==> flow/design.v <==
module flopr(clock, reset, d, q);
    parameter WIDTH = 8;
    input clock; 
    input reset;
    input [WIDTH-1:0] d; 
    output reg [WIDTH-1:0] q;   
    always @(posedge clock, posedge reset)
        if (reset)
            q <= 0;
        else 
            q <= d;
endmodule
module adder(a, b, sum);
    input [31:0] a;
    input [31:0] b;
    output [31:0] sum;
    assign sum = a + b;
endmodule
module mux2(d0, d1, s, y);
    parameter WIDTH = 8;
    input [WIDTH-1:0] d0; 
    input [WIDTH-1:0] d1;
    input s;
    output [WIDTH-1:0] y;
    assign y = s ? d1 : d0;
endmodule
module mux3(d0, d1, d2, s, y);
    parameter WIDTH = 8;
    input [WIDTH-1:0] d0; 
    input [WIDTH-1:0] d1;
    input [WIDTH-1:0] d2;
    input [1:0] s;
    output [WIDTH-1:0] y;
    assign y = s[1] ? d2 : (s[0] ? d1 : d0);
endmodule
module mux8(d0, d1, d2, d3, d4, d5, d6, d7, s, y);
    parameter WIDTH = 8;
    input [WIDTH-1:0] d0;
    input [WIDTH-1:0] d1;
    input [WIDTH-1:0] d2;
    input [WIDTH-1:0] d3;
    input [WIDTH-1:0] d4;
    input [WIDTH-1:0] d5;
    input [WIDTH-1:0] d6;
    input [WIDTH-1:0] d7;
    input [2:0] s;
    output reg [WIDTH-1:0] y;
    always @*
        begin
            case(s)
                3'b000: y = d0;
                3'b001: y = d1;
                3'b010: y = d2;
                3'b011: y = d3;
                3'b100: y = d4;
                3'b101: y = d5;
                3'b110: y = d6;
                3'b111: y = d7;
                default: y = d0;
            endcase
        end
endmodule
module regfile(clock, write_enable, address_read_1, address_read_2, address_write, write_data, read_data_1, read_data_2);
    input clock;
    input write_enable;
    input [4:0] address_read_1;
    input [4:0] address_read_2;
    input [4:0] address_write;
    input [31:0] write_data;
    output [31:0] read_data_1;
    output [31:0] read_data_2;
    reg [31:0] registers[31:0];
    always @(posedge clock)
        begin
            if (write_enable) 
                registers[address_write] <= write_data;
        end
    assign read_data_1 = (address_read_1 != 0) ? registers[address_read_1] : 0;  
    assign read_data_2 = (address_read_2 != 0) ? registers[address_read_2] : 0;  
endmodule
module generate_immediate(instruction, immediate);
    input [31:0] instruction;
    output reg [31:0] immediate;
    always @*
        begin
            case(instruction[6:0])
                7'b0000011,                                                                                                      
                7'b0010011,                                                                                                      
                7'b1100111: immediate = {{20{instruction[31]}}, instruction[31:20]};                                             
                7'b0100011: immediate = {{20{instruction[31]}}, instruction[31:25], instruction[11:7]};                          
                7'b1100011: immediate = {{20{instruction[31]}}, instruction[7], instruction[30:25],  instruction[11:8], 1'b0};   
                7'b1101111: immediate = {{12{instruction[31]}}, instruction[19:12], instruction[20], instruction[30:21], 1'b0};  
                7'b0110111,                                                                                                      
                7'b0010111: immediate = {instruction[31:12], 12'b0};                                                             
                default: immediate = 32'bx;  
            endcase
        end
endmodule
module alu(src_A, src_B, ALU_control, ALU_result, zero);
    input [31:0] src_A;
    input [31:0] src_B;
    input [3:0] ALU_control;
    output reg [31:0] ALU_result;
    output zero;
    always @*
        case(ALU_control)
            4'b0000: ALU_result <= src_A + src_B;  
            4'b0001: ALU_result <= src_A - src_B;  
            4'b0010: ALU_result <= src_A & src_B;  
            4'b0011: ALU_result <= src_A | src_B;  
            4'b0100: ALU_result <= src_A ^ src_B;  
            4'b0101: ALU_result <= ($signed(src_A) < $signed(src_B)) ? 1 : 0;  
            4'b0110: ALU_result <= ($unsigned(src_A) < $unsigned(src_B)) ? 1 : 0;  
            4'b0111: ALU_result <= $signed(src_A) >>> src_B[4:0];  
            4'b1000: ALU_result <= $signed(src_A) >> src_B[4:0];  
            4'b1001: ALU_result <= $signed(src_A) << src_B[4:0];  
            default: ALU_result <= 32'd0;  
        endcase
    assign zero = (ALU_result == 0) ? 1 : 0;  
endmodule
module select_read(funct3, read_data_in, read_data_out);
    input [2:0] funct3;
    input [31:0] read_data_in;
    output reg [31:0] read_data_out;
    always @*
        begin
            case(funct3)
                3'b000: read_data_out = {{24{read_data_in[7]}}, read_data_in[7:0]};      
                3'b001: read_data_out = {{16{read_data_in[15]}}, read_data_in[15:0]};    
                3'b010: read_data_out = read_data_in;                                    
                3'b100: read_data_out = {24'b0, read_data_in[7:0]};                      
                3'b101: read_data_out = {16'b0, read_data_in[15:0]};                     
                default: read_data_out = 32'bx;  
            endcase
        end
endmodule
module main_decoder(opcode, funct3, reg_write, ALU_select, memory_control, result_select, branch, ALU_op, jump);
    input [6:0] opcode;
    input [2:0] funct3;
    output reg_write;
    output ALU_select;
    output [3:0] memory_control;
    output [2:0] result_select;
    output branch;
    output [1:0] ALU_op;
    output jump;
    reg [12:0] controls;
    assign {reg_write, ALU_select, memory_control, result_select, branch, ALU_op, jump} = controls;   
    always @*
        case(opcode)      
            7'b0000011:                                          
                case(funct3)
                    3'b000: controls = 13'b1_1_0010_001_0_00_0;      
                    3'b001: controls = 13'b1_1_0100_001_0_00_0;      
                    3'b010: controls = 13'b1_1_0000_001_0_00_0;      
                    3'b100: controls = 13'b1_1_1010_001_0_00_0;      
                    3'b101: controls = 13'b1_1_1100_001_0_00_0;      
                    default: controls = 13'bx_x_x_xxxx_xxx_xx_x;     
                endcase
            7'b0100011:
                case(funct3)
                    3'b000: controls = 13'b0_1_0011_000_0_00_0;      
                    3'b001: controls = 13'b0_1_0101_000_0_00_0;      
                    3'b010: controls = 13'b0_1_0001_000_0_00_0;      
                    default: controls = 13'bx_x_x_xxxx_xxx_xx_x;     
                endcase
            7'b0110011: controls = 13'b1_0_0000_000_0_10_0;          
            7'b0010111: controls = 13'b1_0_0000_100_0_00_0;          
            7'b0110111: controls = 13'b1_0_0000_011_0_00_0;          
            7'b1100011: controls = 13'b0_0_0000_000_1_01_0;          
            7'b0010011: controls = 13'b1_1_0000_000_0_10_0;          
            7'b1100111: controls = 13'b1_1_0000_010_0_00_1;          
            7'b1101111: controls = 13'b1_0_0000_010_0_00_1;          
            default:    controls = 13'bx_x_xxxx_xxx_x_xx_x;          
        endcase
endmodule
module alu_decoder(opcode_b5, funct3, funct7b5, ALU_op, ALU_control);
    input opcode_b5;
    input [2:0] funct3;
    input funct7b5;
    input [1:0] ALU_op;
    output reg [3:0] ALU_control;
    wire R_type_subtract;
    wire shift_arithemetic;
    assign R_type_subtract = funct7b5 & opcode_b5;  
    assign shift_arithemetic = funct7b5;  
    always @*
        case(ALU_op)
            2'b00: ALU_control = 3'b000;  
            2'b01:
                case(funct3)
                    3'b000: ALU_control = 4'b0001;  
                    3'b001: ALU_control = 4'b0001;  
                    3'b100: ALU_control = 4'b0101;  
                    3'b101: ALU_control = 4'b0101;  
                    3'b110: ALU_control = 4'b0110;  
                    3'b111: ALU_control = 4'b0110;  
                    default: ALU_control = 4'bxxxx;  
                endcase
            default:
                case(funct3)  
                    3'b000: 
                        begin
                            if (R_type_subtract)
                                ALU_control = 3'b001;  
                            else
                                ALU_control = 3'b000;  
                        end
                    3'b001: ALU_control = 4'b1001;  
                    3'b010: ALU_control = 4'b0101;  
                    3'b011: ALU_control = 4'b0110;  
                    3'b100: ALU_control = 4'b0100;  
                    3'b101:
                        begin
                            if(shift_arithemetic)
                                ALU_control = 4'b0111;  
                            else
                                ALU_control = 4'b1000;  
                        end
                    3'b110: ALU_control = 4'b0011;  
                    3'b111: ALU_control = 4'b0010;  
                    default: ALU_control = 4'bxxxx;  
                endcase
        endcase
endmodule
module controller(opcode, funct3, funct7b5, zero, result_select, memory_control, PC_select, ALU_select, reg_write, jump, ALU_control);
    input [6:0] opcode;
    input [2:0] funct3;  
    input funct7b5;
    input zero;
    output [2:0] result_select;
    output [3:0] memory_control;
    output reg [1:0] PC_select;
    output ALU_select;
    output reg_write;
    output jump;
    output [3:0] ALU_control;
    wire [1:0] ALU_op;
    wire branch;
    main_decoder main_decoder
    (
        opcode,              
        funct3,              
        reg_write,           
        ALU_select,          
        memory_control,      
        result_select,       
        branch,              
        ALU_op,              
        jump                 
    );
    alu_decoder alu_decoder
    (
        opcode[5],       
        funct3,          
        funct7b5,        
        ALU_op,          
        ALU_control      
    );
    always @*
        if(jump)
            case(opcode[3])
                1'b0: PC_select = 2'b10;             
                1'b1: PC_select = 2'b01;             
                default: PC_select = 2'b01;
            endcase
        else
            case(funct3)
                3'b000: PC_select = branch & zero;    
                3'b001: PC_select = branch & ~zero;   
                3'b100: PC_select = branch & ~zero;   
                3'b101: PC_select = branch & zero;    
                3'b110: PC_select = branch & ~zero;   
                3'b111: PC_select = branch & zero;    
                default: PC_select = 2'b00;
            endcase           
endmodule
module datapath(clock, reset, result_select, PC_select, ALU_select, reg_write, ALU_control, instruction, read_data, zero, PC, ALU_result, write_data);
    input clock;
    input reset;
    input [2:0] result_select;
    input [1:0] PC_select;
    input ALU_select;
    input reg_write;
    input [3:0] ALU_control;
    input [31:0] instruction;
    input [31:0] read_data;
    output zero;
    output [31:0] PC;
    output [31:0] ALU_result;
    output [31:0] write_data;
    wire [31:0] PC_next;
    wire [31:0] PC_plus4;
    wire [31:0] PC_target;
    wire [31:0] immediate;
    wire [31:0] src_A;
    wire [31:0] src_B;
    wire [31:0] read_data_out;
    wire [31:0] result;
    flopr #(32) pc_reg(clock, reset, PC_next, PC);
    adder pc_add4(PC, 32'd4, PC_plus4);
    adder pc_addbranch(PC, immediate, PC_target);
    mux3 #(32) pc_mux(PC_plus4, PC_target, ALU_result, PC_select, PC_next);
    regfile regfile(clock, reg_write, instruction[19:15], instruction[24:20], instruction[11:7], result, src_A, write_data);
    generate_immediate generate_immediate(instruction, immediate);
    mux2 #(32) src_B_mux(write_data, immediate, ALU_select, src_B);
    alu alu(src_A, src_B, ALU_control, ALU_result, zero);
    select_read select_read(instruction[14:12], read_data, read_data_out);
    mux8 #(32) result_mux(ALU_result, read_data_out, PC_plus4, immediate, PC_target, 32'hxxxxxxxx, 32'hxxxxxxxx, 32'hxxxxxxxx, result_select, result);
endmodule
module cpu(clock, reset, instruction, read_data, memory_control, PC, ALU_result, write_data);
    input clock;
    input reset;
    input [31:0] instruction;
    input [31:0] read_data;
    output [3:0] memory_control;
    output [31:0] PC;
    output [31:0] ALU_result;
    output [31:0] write_data;
    wire [1:0] PC_select;
    wire ALU_select; 
    wire reg_write;
    wire jump;
    wire zero;
    wire [2:0] result_select;
    wire [3:0] ALU_control;
    controller controller
    (
        instruction[6:0],        
        instruction[14:12],      
        instruction[30],         
        zero,                    
        result_select,           
        memory_control,          
        PC_select,               
        ALU_select,              
        reg_write,               
        jump,                    
        ALU_control              
    );
    datapath datapath
    (
        clock,                   
        reset,                   
        result_select,           
        PC_select,               
        ALU_select,              
        reg_write,               
        ALU_control,             
        instruction,             
        read_data,               
        zero,                    
        PC,                      
        ALU_result,              
        write_data               
    );
endmodule
Tool chain data of cpu
What the tools print for cpu, step after step.
Line numbers count from 1 in the design file above.
Library cell names are shortened.
The mark n/a stands for no value.

inputs
  design top = cpu
  clock input = clock
  standard-cell library = sky130hd
  corner = tt_025C_1v80

After elaboration
Counts by Yosys on the flattened word-level netlist (proc, flatten, opt, wreduce; memories kept). Register bits leave out memories and registers merged into their read ports (data or address); mux counts leave out enables and synchronous resets folded into registers. Print and check cells are left out.
Memory sizes are those after Yosys's memory passes, which may raise the word count (mostly to a power of two), join words into wider ones and drop unused or constant bits.

storage and ports
  register bits after elaboration = 32
  cells after elaboration = 89
  input bits = 66
  memories = 1
  bits in writable memories = 1024
  output and inout port bits = 100

memories
  name                        depth  width  read ports  write ports  line  text
  datapath.regfile.registers  32     32     2           1            72    reg [31:0] registers[31:0];

operators by class
  $add $sub $neg = 4
  shifts and indexed selects = 3
  bitwise gates (word level) = 8
  reduce/logical cells = 14
  equality and inequality tests = 30
  order comparisons = 2
  multiplexer cells = 26

operator list
  operator                                              count
  case mux 32 bit (select 5 bit)                        3
  case mux 32 bit (select 10 bit)                       1
  2-to-1 mux 32 bit                                     6
  case mux 13 bit (select 9 bit)                        1
  case mux 13 bit (select 5 bit)                        1
  adder 32 bit                                          2
  < comparator 32 bit                                   2
  case mux 13 bit (select 3 bit)                        1
  adder 32 x 3 -> 32 bit (second input constant)        1
  subtractor 32 bit                                     1
  bitwise AND 32 bit                                    1
  bitwise OR 32 bit                                     1
  XOR 32 bit                                            1
  << shifter 32 x 5 -> 32 bit                           1
  >> shifter 32 x 5 -> 32 bit                           1
  >>> shifter 32 x 5 -> 32 bit                          1
  zero test 32 bit                                      1
  case mux 4 bit (select 8 bit)                         1
  equality test 7 x 6 -> 1 bit (second input constant)  3
  equality test 7 bit (second input constant)           3
  equality test 4 x 3 -> 1 bit (second input constant)  4
  equality test 3 bit (second input constant)           5
  equality test 7 x 5 -> 1 bit (second input constant)  2
  equality test 3 x 2 -> 1 bit (second input constant)  4
  case mux 4 bit (select 3 bit)                         1
  nonzero test 5 bit                                    2
  OR reduction 3 bit                                    3
  OR reduction 2 bit                                    4

Other operator kinds: 19; their cells: 29.

Logic depth
Yosys ltp: most cells in a row. Word level: on the elaborated netlist, between registers, memories and ports. Mapped: between sequential cells and ports; inverters and the memories' decode and read muxes count.

depth
  word-level depth = 15
  ABC_AREA = 0
  mapped depth = 38
  gate-level depth less buffers = 27

After synthesis
Yosys stat after the flow's synthesis: flattened, memories mapped to cells. It holds for the ABC_AREA given above (unset counts as 0); a run with the other value may have another netlist.

synthesis totals
  buffer cells = 356
  flip-flop cells = 1056
  chip area (Yosys) = 62917.8 µm²
  area of sequential cells = 31550.3 µm²
  cells in the netlist = 4575

cells by type
  type      count  area in all (µm²)
  edfxtp_1  1024   3.07E+04
  mux4_2    534    1.2E+04
  mux2i_1   179    1.79E+03
  ha_1      132    1.65E+03
  a21oi_1   241    1.21E+03
  nor2_1    303    1.14E+03
  nand2_1   230    863.328
  dfrtp_1   32     800.768
  o21ai_0   137    685.658
  clkbuf_1  181    679.402
  o221ai_1  62     543.021
  mux2_2    48     540.518
  nand3_1   103    515.494
  a221oi_1  53     464.195
  nor3_1    92     460.442
  inv_1     118    442.925
  a31oi_1   61     381.616
  o211ai_1  48     360.346

Other cell types: 101; their cells: 997.
The figures by module come from a second, unflattened synthesis with its own total; it is not the netlist above.

second synthesis, totals
  cell total of the unflattened synthesis = 4912
  area (unflattened synthesis) = 65415.2 µm²

Rows give one instance, submodules left out.

modules
  module              sequential area (µm²)  times used  area (µm²)  cells
  regfile             30749.5                1           46960.0     2400
  alu                 0.0                    1           9298.9      1341
  adder               0.0                    2           1744.2      241
  mux8 (WIDTH=32)     0.0                    1           2244.7      306
  flopr (WIDTH=32)    800.8                  1           804.5       33
  mux3 (WIDTH=32)     0.0                    1           714.4       107
  mux2 (WIDTH=32)     0.0                    1           544.3       36
  select_read         0.0                    1           529.3       80
  generate_immediate  0.0                    1           424.2       64
  main_decoder        0.0                    1           200.2       32
  alu_decoder         0.0                    1           156.4       23
  controller          0.0                    1           42.5        6
  datapath            0.0                    1           7.5         2
  cpu                 0.0                    1           0.0         0

Timing after synthesis
Path of least setup slack by OpenSTA after synthesis, without wires, with an ideal clock, recovery checks aside; 20% of the period is set as input and as output delay. Where synthesis merged equal registers, the netlist keeps one of their names.

timing path after synthesis
  path kind = input -> output
  start = input instruction[20]
  end = output ALU_result[29]
  data required time = 8.800 ns
  external output delay = 2.200 ns
  launch time at the first pin = 2.200 ns
  input delay = 2.200 ns
  buffers on the path = 6
  path delay = 6.084 ns
  clock period = 11.0 ns
  setup slack = 0.516 ns
  arrival = 8.284 ns
  stages = 26
  synthesis period reached = 10.484 ns

"path delay" is the arrival time less input delay plus setup time.
A path that ends at an output port has no setup time.
"stages": output pins that drive a net of the path, with the launching flip-flop's if there is one; two outputs of one cell count as two.
"synthesis period reached" is the clock period less the worst setup slack; recovery checks do not enter. This is arithmetic on one report: input and output delays are still those of the set period (20% each).
Between the ends stands the longest chain of elaborated cells between them, by number of cells; it is not shown to be the way that was timed. Of several equally long chains one is given.
A line is the first line of the expression or statement that the cell stems from. Yosys adds cells for indexed reads and writes and turns some case tables into memories.
The chain passes a memory read, where the word-level depth is cut; so it can be longer than that depth.

on the way, after synthesis
  path through = buf_2 -> buf_6 -> buf_4 -> buf_4 -> clkbuf_1 -> buf_1 -> mux4_2 -> mux4_2 -> mux2i_1 -> nor2_1 -> nand2_1 -> a21boi_0 -> ha_1 -> and3b_1 -> and2_1 -> o211ai_1 -> nor4b_1 -> nor4b_1 -> o21ai_0 -> o21ai_0 -> a41oi_1 -> a211oi_1 -> a211oi_1 -> a41o_1 -> and2_1 -> a211o_1
  cells in the longest elaborated chain = 5
  elaborated cells on any way between the ends = 14
  RTL lines with such cells = 13
  classes of those cells = 2 x add/sub; 3 x shift; 4 x mux; 3 x logic; 1 x reduce/logical; 1 x memory

ends and longest elaborated chain, after synthesis
  element                          line  text
  from (decl)                      314   input [31:0] instruction;
  memory (32 x 32 bit)             72    reg [31:0] registers[31:0];
  2-to-1 mux 32 bit                79    assign read_data_2 = (address_read_2 != 0) ? registers[address_read_2] : 0;
  2-to-1 mux 32 bit                25    assign y = s ? d1 : d0;
  subtractor 32 bit                108   4'b0001: ALU_result <= src_A - src_B;
  case mux 32 bit (select 10 bit)  106   case(ALU_control)
  to (decl)                        318   output [31:0] ALU_result;

Some nets on the timed path still bear RTL names; the line given drives or declares the net.

nets with RTL names, path after synthesis
  net            line
  write_data[7]  79

Worst path after layout
From the final timing report of run 1: the path of least setup slack in the routed layout; clock arrival at registers is part of the times.

timing path after layout
  path kind = input -> output
  start = input instruction[17]
  end = output ALU_result[30]
  setup slack = 1.34 ns
  stages = 23
  clock period = 11.0 ns
  buffers on the path = 8
  data required time = 8.80 ns
  arrival = 7.46 ns
  launch time at the first pin = 2.20 ns
  input delay = 2.20 ns
  external output delay = 2.20 ns

Between the ends stands the longest chain of elaborated cells between them, by number of cells; it is not shown to be the way that was timed. Of several equally long chains one is given.
The chain passes a memory read, where the word-level depth is cut; so it can be longer than that depth.

on the way, after layout
  path through = buf_4 -> buf_12 -> clkinv_2 -> buf_6 -> buf_4 -> mux2_2 -> a221oi_2 -> nor3_1 -> buf_4 -> ha_1 -> buf_4 -> or2_2 -> a21o_4 -> nand3_1 -> o2bb2ai_4 -> a31oi_4 -> o31ai_2 -> buf_4 -> a21oi_2 -> nor3_1 -> a211o_1 -> a211o_1 -> buf_2
  cells in the longest elaborated chain = 4
  elaborated cells on any way between the ends = 14
  RTL lines with such cells = 13
  classes of those cells = 2 x add/sub; 3 x shift; 4 x mux; 3 x logic; 1 x reduce/logical; 1 x memory

ends and longest elaborated chain, after layout
  element                          line  text
  from (decl)                      314   input [31:0] instruction;
  memory (32 x 32 bit)             72    reg [31:0] registers[31:0];
  2-to-1 mux 32 bit                78    assign read_data_1 = (address_read_1 != 0) ? registers[address_read_1] : 0;
  subtractor 32 bit                108   4'b0001: ALU_result <= src_A - src_B;
  case mux 32 bit (select 10 bit)  106   case(ALU_control)
  to (decl)                        318   output [31:0] ALU_result;

Design cpu on sky130hd. What follows are 5 stored runs of the flow, each under its own settings; their order means nothing. The constraints put input and output delay at 20% of the set period each and load the outputs with 0.01 pF.
By "achieved clock period (ns)" is meant the clock period of the run minus its worst setup slack. This is arithmetic on one report: input and output delays are still those of the set period (20% each).
"worst setup path time (ns)" means the part of the period allowed to the worst setup path (the constraints hold back 20% at inputs and 20% at outputs) less its slack; where the path has registers, the arrival times of their clocks count too.
"finish__power__total": no workload was simulated; the value follows from the tool's default switching activity.

settings of run 1
{
  "CORE_UTILIZATION": 40,
  "SETUP_SLACK_MARGIN": 1.45,
  "period_ns": 11.0,
  "CAP_MARGIN": 20,
  "CORE_MARGIN": 2,
  "SLEW_MARGIN": 20
}
report of run 1
yosys chip area after synthesis (um^2): 62917.8
finish__design__die__area: 160484.0
finish__design__instance__utilization: 0.4890
finish__timing__setup__ws: 1.337
finish__timing__setup__tns: 0.000
finish__timing__hold__ws: 0.656
finish__power__total: 1.239e-02
achieved clock period (ns): 9.663
worst setup path time (ns): 5.26
worst setup path kind: input -> output

settings of run 2
{
  "CORE_UTILIZATION": 55,
  "period_ns": 11.0,
  "CAP_MARGIN": 20,
  "CORE_MARGIN": 2,
  "SLEW_MARGIN": 20
}
report of run 2
yosys chip area after synthesis (um^2): 62917.8
finish__design__die__area: 117118.0
finish__design__instance__utilization: 0.6369
finish__timing__setup__ws: 0.206
finish__timing__setup__tns: 0.000
finish__timing__hold__ws: 0.692
finish__power__total: 1.194e-02
achieved clock period (ns): 10.794
worst setup path time (ns): 6.39
worst setup path kind: input -> output

settings of run 3
{
  "CELL_PAD_IN_SITES_GLOBAL_PLACEMENT": 1,
  "CORE_ASPECT_RATIO": 1.57,
  "CORE_MARGIN": 9,
  "CORE_UTILIZATION": 17,
  "CTS_CLUSTER_SIZE": 30,
  "GPL_ROUTABILITY_DRIVEN": 0,
  "GPL_TIMING_DRIVEN": 0,
  "MIN_ROUTING_LAYER": "met1",
  "SETUP_SLACK_MARGIN": 0.9,
  "SLEW_MARGIN": 35,
  "period_ns": 11.3,
  "CAP_MARGIN": 20
}
report of run 3
yosys chip area after synthesis (um^2): 62917.8
finish__design__die__area: 392888.0
finish__design__instance__utilization: 0.2313
finish__timing__setup__ws: 0.297
finish__timing__setup__tns: 0.000
finish__timing__hold__ws: 0.718
finish__power__total: 1.254e-02
achieved clock period (ns): 11.003
worst setup path time (ns): 6.48
worst setup path kind: input -> output

settings of run 4
{
  "CAP_MARGIN": 0,
  "CELL_PAD_IN_SITES_DETAIL_PLACEMENT": 1,
  "CORE_UTILIZATION": 62,
  "CTS_CLUSTER_DIAMETER": 132,
  "GPL_ROUTABILITY_DRIVEN": 1,
  "MAX_ROUTING_LAYER": "met4",
  "SETUP_SLACK_MARGIN": 2.84,
  "SLEW_MARGIN": 30,
  "period_ns": 11.0,
  "CORE_MARGIN": 2
}
report of run 4: did not finish, route, GRT-0116

settings of run 5
{
  "ABC_AREA": 1,
  "CAP_MARGIN": 35,
  "CELL_PAD_IN_SITES_DETAIL_PLACEMENT": 1,
  "CORE_ASPECT_RATIO": 1.46,
  "CORE_UTILIZATION": 45,
  "CTS_CLUSTER_SIZE": 29,
  "GPL_TIMING_DRIVEN": 1,
  "MAX_ROUTING_LAYER": "met4",
  "PLACE_DENSITY_LB_ADDON": 0.28,
  "SLEW_MARGIN": 15,
  "TNS_END_PERCENT": 15,
  "period_ns": 6.09,
  "CORE_MARGIN": 2
}
report of run 5: did not finish, route, GRT-0228
